==> flow/design.v <==
module fixed_point_alu (
    input clk,
    input rst,
    input [1:0] op,           
    input signed [15:0] a,    
    input signed [15:0] b,    
    output reg signed [23:0] out,   
    output reg overflow       
);
    localparam Q8_MAX_POS = 16'sh7FFF;    
    localparam Q8_MAX_NEG = 16'sh8000;    
    localparam Q16_MAX_POS = 24'sh7FFFFF;  
    localparam Q16_MAX_NEG = 24'sh800000;  
    reg signed [31:0] mul_result;   
    reg signed [23:0] add_sub_result;
    always @(posedge clk or posedge rst) begin
        if (rst) begin
            out <= 0;
            overflow <= 0;
        end else begin
            case (op)
                2'b00: begin
                    add_sub_result = a + b;
                    if ((a > 0 && b > 0 && add_sub_result < 0) || 
                        (a < 0 && b < 0 && add_sub_result > 0)) begin
                        overflow <= 1;
                        out <= (a[15] == 1) ? Q16_MAX_NEG : Q16_MAX_POS;
                    end else begin
                        overflow <= 0;
                        out <= { {8{add_sub_result[15]}}, add_sub_result };  
                    end
                end
                2'b01: begin
                    add_sub_result = a - b;
                    if ((a > 0 && b < 0 && add_sub_result < 0) || 
                        (a < 0 && b > 0 && add_sub_result > 0)) begin
                        overflow <= 1;
                        out <= (a[15] == 1) ? Q16_MAX_NEG : Q16_MAX_POS;
                    end else begin
                        overflow <= 0;
                        out <= { {8{add_sub_result[15]}}, add_sub_result };  
                    end
                end
               2'b10: begin
    mul_result = a * b;   
    if ($signed(mul_result[31:8]) > $signed(Q16_MAX_POS)) begin
        overflow <= 1;
        out <= Q16_MAX_POS;
    end else if ($signed(mul_result[31:8]) < $signed(Q16_MAX_NEG)) begin
        overflow <= 1;
        out <= Q16_MAX_NEG;
    end else begin
        overflow <= 0;
        out <= mul_result[31:8];   
    end
end
                2'b11: begin
                    if (b == 0) begin   
                        overflow <= 1;
                        out <= (a[15] == 1) ? Q16_MAX_NEG : Q16_MAX_POS;
                    end else begin
                        out <= (a << 8) / b;
                        overflow <= 0;
                    end
                end
                default: begin
                    out <= 0;
                    overflow <= 0;
                end
            endcase
        end
    end
endmodule
Step by step through the tools: fixed_point_alu
Tool output for the design above, in the order of the flow.
Lines are those of the file above, counted from 1.
Operators: Yosys type, input widths -> output width; for muxes data width and select width s.
Cell names lack the library's common part.
{"block": "inputs", "design": "fixed_point_alu", "clk_port": "clk", "lib": "sky130hd", "corner": "tt_025C_1v80"}

Word level
Counts by Yosys on the flattened word-level netlist (proc, flatten, opt, wreduce; memories kept). Register bits leave out memories and registers merged into their read ports (data or address); mux counts leave out enables and synchronous resets folded into registers. Print and check cells are left out. Cells with the same type and inputs are merged into one.
{"block": "bits", "regBits": 25, "input_bits": 36, "wordCells": 44}
{"block": "op_classes", "n_addsub": 2, "multipliers": 1, "n_div": 1, "cmp": 10, "n_eq": 3, "muxes": 13, "n_reduce_logical": 12}
{"block": "ops", "operator": "$mul 16x16->32", "n": 1}
{"block": "ops", "operator": "$div 24x16->24", "n": 1}
{"block": "ops", "operator": "$mux 24", "n": 6}
{"block": "ops", "operator": "$pmux 24 s4", "n": 1}
{"block": "ops", "operator": "$gt 17x1->1 const B", "n": 2}
{"block": "ops", "operator": "$lt 17x1->1 const B", "n": 2}
{"block": "ops", "operator": "$gt 16x1->1 const B", "n": 2}
{"block": "ops", "operator": "$lt 16x1->1 const B", "n": 2}
{"block": "ops", "operator": "$gt 24x24->1 const B", "n": 1}
{"block": "ops", "operator": "$lt 24x24->1 const B", "n": 1}
{"block": "ops", "operator": "$add 16x16->17", "n": 1}
{"block": "ops", "operator": "$sub 16x16->17", "n": 1}
{"block": "ops", "operator": "$logic_not 16->1", "n": 1}
{"block": "ops", "operator": "$logic_and 1x1->1", "n": 8}
{"block": "ops", "operator": "$mux 1", "n": 5}
{"block": "ops", "operator": "$eq 2x2->1 const B", "n": 2}
{"block": "ops", "operator": "$pmux 1 s4", "n": 1}
{"block": "ops", "operator": "$logic_or 1x1->1", "n": 2}
{"block": "ops", "operator": "$eq 2x1->1 const B", "n": 1}
{"block": "ops", "operator": "$logic_not 2->1", "n": 1}

Depth
Yosys ltp: most cells in a row. Word level: on the elaborated netlist, between registers, memories and ports. Mapped: between sequential cells and ports; inverters and the memories' decode and read muxes count.
{"block": "logic_depth", "word_depth": 6, "abc_area": 0, "ltp_mapped": 253, "depth_no_buf": 227}

After synthesis
Source: synth_stat.txt of the flow (Yosys; design flattened, memories mapped). It holds for the ABC_AREA given above (unset counts as 0); a run with the other value may have another netlist.
The area totals of this step are shown rounded.
{"block": "types", "cell_type": "fa_1", "n": 264, "area_total_um2": 5.29E+03}
{"block": "types", "cell_type": "ha_1", "n": 407, "area_total_um2": 5.09E+03}
{"block": "types", "cell_type": "xnor2_1", "n": 195, "area_total_um2": 1.71E+03}
{"block": "types", "cell_type": "nand2_1", "n": 436, "area_total_um2": 1636.57}
{"block": "types", "cell_type": "inv_1", "n": 393, "area_total_um2": 1.48E+03}
{"block": "types", "cell_type": "nor2_1", "n": 331, "area_total_um2": 1.24E+03}
{"block": "types", "cell_type": "a21oi_1", "n": 241, "area_total_um2": 1.21E+03}
{"block": "types", "cell_type": "o21ai_0", "n": 194, "area_total_um2": 970.931}
{"block": "types", "cell_type": "a21o_1", "n": 117, "area_total_um2": 878.342}
{"block": "types", "cell_type": "xor2_1", "n": 83, "area_total_um2": 726.947}
{"block": "types", "cell_type": "o21a_1", "n": 86, "area_total_um2": 645.619}
{"block": "types", "cell_type": "dfrtp_1", "n": 25, "area_total_um2": 625.6}
{"block": "types", "cell_type": "nor3_1", "n": 94, "area_total_um2": 470.451}
{"block": "types", "cell_type": "and2_1", "n": 73, "area_total_um2": 456.688}
{"block": "types", "cell_type": "nand3_1", "n": 86, "area_total_um2": 430.413}
{"block": "types", "cell_type": "clkbuf_1", "n": 111, "area_total_um2": 416.65}
{"block": "types", "cell_type": "mux2_2", "n": 34, "area_total_um2": 382.867}
{"block": "types", "cell_type": "o211ai_1", "n": 47, "area_total_um2": 352.838}
Other cell types: 89; their cells: 814.
{"block": "synth_totals", "cells": 4031, "mapped_area_um2": 30000, "sequential_area_um2": 630, "ff_cells": 25, "buffers": 155}

Worst setup path after synthesis
Source: OpenSTA report_checks on the synthesized netlist (no wires, ideal clock, input and output delay 20% of the period each), path of least setup slack; recovery checks are left aside. Register names are those of the netlist, which keeps one name where synthesis merged equal registers.
{"block": "synth_path", "path_type": "input port to flip-flop", "from": "in b[0]", "to": "reg out[18]", "clock_period_ns": 60.0, "setup_ns": 0.123, "arrival_ns": 61.386, "path_slack_ns": -1.509, "delay_ns": 49.509, "stages": 228, "path_buffers": 33, "synth_period_reached_ns": 61.509}
"delay_ns" is the arrival time less input delay plus setup time.
"stages" counts driving pins, that of a launching flip-flop among them; a cell with two outputs on the path counts twice.
"synth_period_reached_ns" is the clock period less the worst setup slack; recovery checks do not enter. This is arithmetic on one report: input and output delays are still those of the set period (20% each).
A register here has more assigning lines than the two given.
{"block": "synth_via", "cell_sequence": "buf_2 -> clkinv_1 -> clkbuf_1 -> ha_1 -> clkbuf_1 -> nor3b_2 -> nor2_1 -> xnor2_1 -> o2111ai_1 -> or3_1 -> clkbuf_1 -> mux2i_2 -> ha_1 -> o21a_1 -> or2_2 -> and2_1 -> nand2_1 -> mux2i_1 -> [192 not listed] -> nor2_1 -> a21o_1 -> ha_1 -> a21o_1 -> a21o_1 -> a21o_1 -> a21o_1 -> a21oi_1 -> o211ai_1 -> a211o_1 -> nor2_1 -> ha_1 -> and3_1 -> clkbuf_1 -> a41oi_1 -> xor2_1 -> o21ai_0 -> nand2_1", "cells_between": 29, "classes_between": "add/sub: 2; mul: 1; div: 1; compare: 8; mux: 6; reduce/logical: 11"}
{"block": "synth_lines", "element": "from (decl)", "line_no": 6, "source": "input signed [15:0] b,"}
{"block": "synth_lines", "element": "to (assign)", "line_no": 27, "source": "out <= (a[15] == 1) ? Q16_MAX_NEG : Q16_MAX_POS;"}
{"block": "synth_lines", "element": "to (assign)", "line_no": 30, "source": "out <= { {8{add_sub_result[15]}}, add_sub_result };"}
{"block": "synth_lines", "element": "to (decl)", "line_no": 7, "source": "output reg signed [23:0] out,"}
No chain of elaborated cells between the ends is given.

Path in the finished layout
From the final timing report of flow run A: the path of least setup slack in the routed layout; clock arrival at registers is part of the times.
{"block": "layout_path", "path_type": "input port to flip-flop", "from": "in a[1]", "to": "reg out[14]", "clock_period_ns": 78.7, "setup_ns": 0.15, "arrival_ns": 72.33, "path_slack_ns": 6.52, "stages": 218, "path_buffers": 13}
A register here has more assigning lines than the two given.
{"block": "layout_via", "cell_sequence": "clkdlybuf4s50_1 -> buf_4 -> clkinvlp_4 -> ha_1 -> nand2b_2 -> or2_4 -> o31ai_1 -> xor2_1 -> inv_1 -> or4_1 -> o31ai_2 -> mux2i_2 -> ha_1 -> o21a_1 -> or2_2 -> and2_1 -> nand2_1 -> mux2i_1 -> [182 not listed] -> clkinvlp_4 -> buf_4 -> mux2_2 -> ha_1 -> a21o_1 -> a21o_1 -> a21o_1 -> a21o_1 -> a21oi_1 -> o211ai_1 -> a211o_1 -> nor2_1 -> ha_1 -> and3_2 -> a41oi_1 -> xnor2_1 -> o21ai_1 -> nand3_1", "cells_between": 28, "classes_between": "add/sub: 2; mul: 1; div: 1; compare: 8; mux: 6; reduce/logical: 10"}
{"block": "layout_lines", "element": "from (decl)", "line_no": 5, "source": "input signed [15:0] a,"}
{"block": "layout_lines", "element": "to (assign)", "line_no": 27, "source": "out <= (a[15] == 1) ? Q16_MAX_NEG : Q16_MAX_POS;"}
{"block": "layout_lines", "element": "to (assign)", "line_no": 30, "source": "out <= { {8{add_sub_result[15]}}, add_sub_result };"}
{"block": "layout_lines", "element": "to (decl)", "line_no": 7, "source": "output reg signed [23:0] out,"}
No chain of elaborated cells between the ends is given.

Subject: flow runs of fixed_point_alu

Hi,

Flow measurements of fixed_point_alu on sky130hd: 2 stored runs with different settings, listed in no order. Input and output delays are each 20% of the period that was set; the output load is 0.01 pF.
"worst_path_time_ns": the worst setup path's part of the clock period (all of it between registers, 20% less for each end at a port) less its slack. A launch clock that arrives late makes it longer, a capture clock that arrives late makes it shorter.
The measured numbers are rounded.

{"run": "flow run A", "settings": { "ABC_AREA": 0, "CELL_PAD_IN_SITES_GLOBAL_PLACEMENT": 2, "CORE_MARGIN": 10, "CORE_UTILIZATION": 40, "CTS_CLUSTER_DIAMETER": 258, "CTS_CLUSTER_SIZE": 70, "GPL_ROUTABILITY_DRIVEN": 0, "MIN_ROUTING_LAYER": "met2", "SETUP_SLACK_MARGIN": 5.0, "SLEW_MARGIN": 5, "TNS_END_PERCENT": 35, "period_ns": 78.7, "CAP_MARGIN": 20 }, "results": { "worst_path_time_ns": 56.44, "timing.worst_path_kind": "input port to flip-flop", "post_route_stdcell_area_um2": 33000, "final_die_area_um2": 87000, "synth_area_um2": 30000, "ws_setup_ns": 6.5 }}
{"run": "flow run B", "settings": { "ABC_AREA": 1, "CELL_PAD_IN_SITES_DETAIL_PLACEMENT": 1, "CORE_ASPECT_RATIO": 0.88, "CORE_MARGIN": 5, "CORE_UTILIZATION": 72, "GPL_ROUTABILITY_DRIVEN": 1, "HOLD_SLACK_MARGIN": 0.27, "PLACE_DENSITY": 0.57, "SLEW_MARGIN": 25, "TNS_END_PERCENT": 40, "period_ns": 70.4, "CAP_MARGIN": 20 }, "outcome": "stopped before the end: placement reported DPL-0033"}

Regards
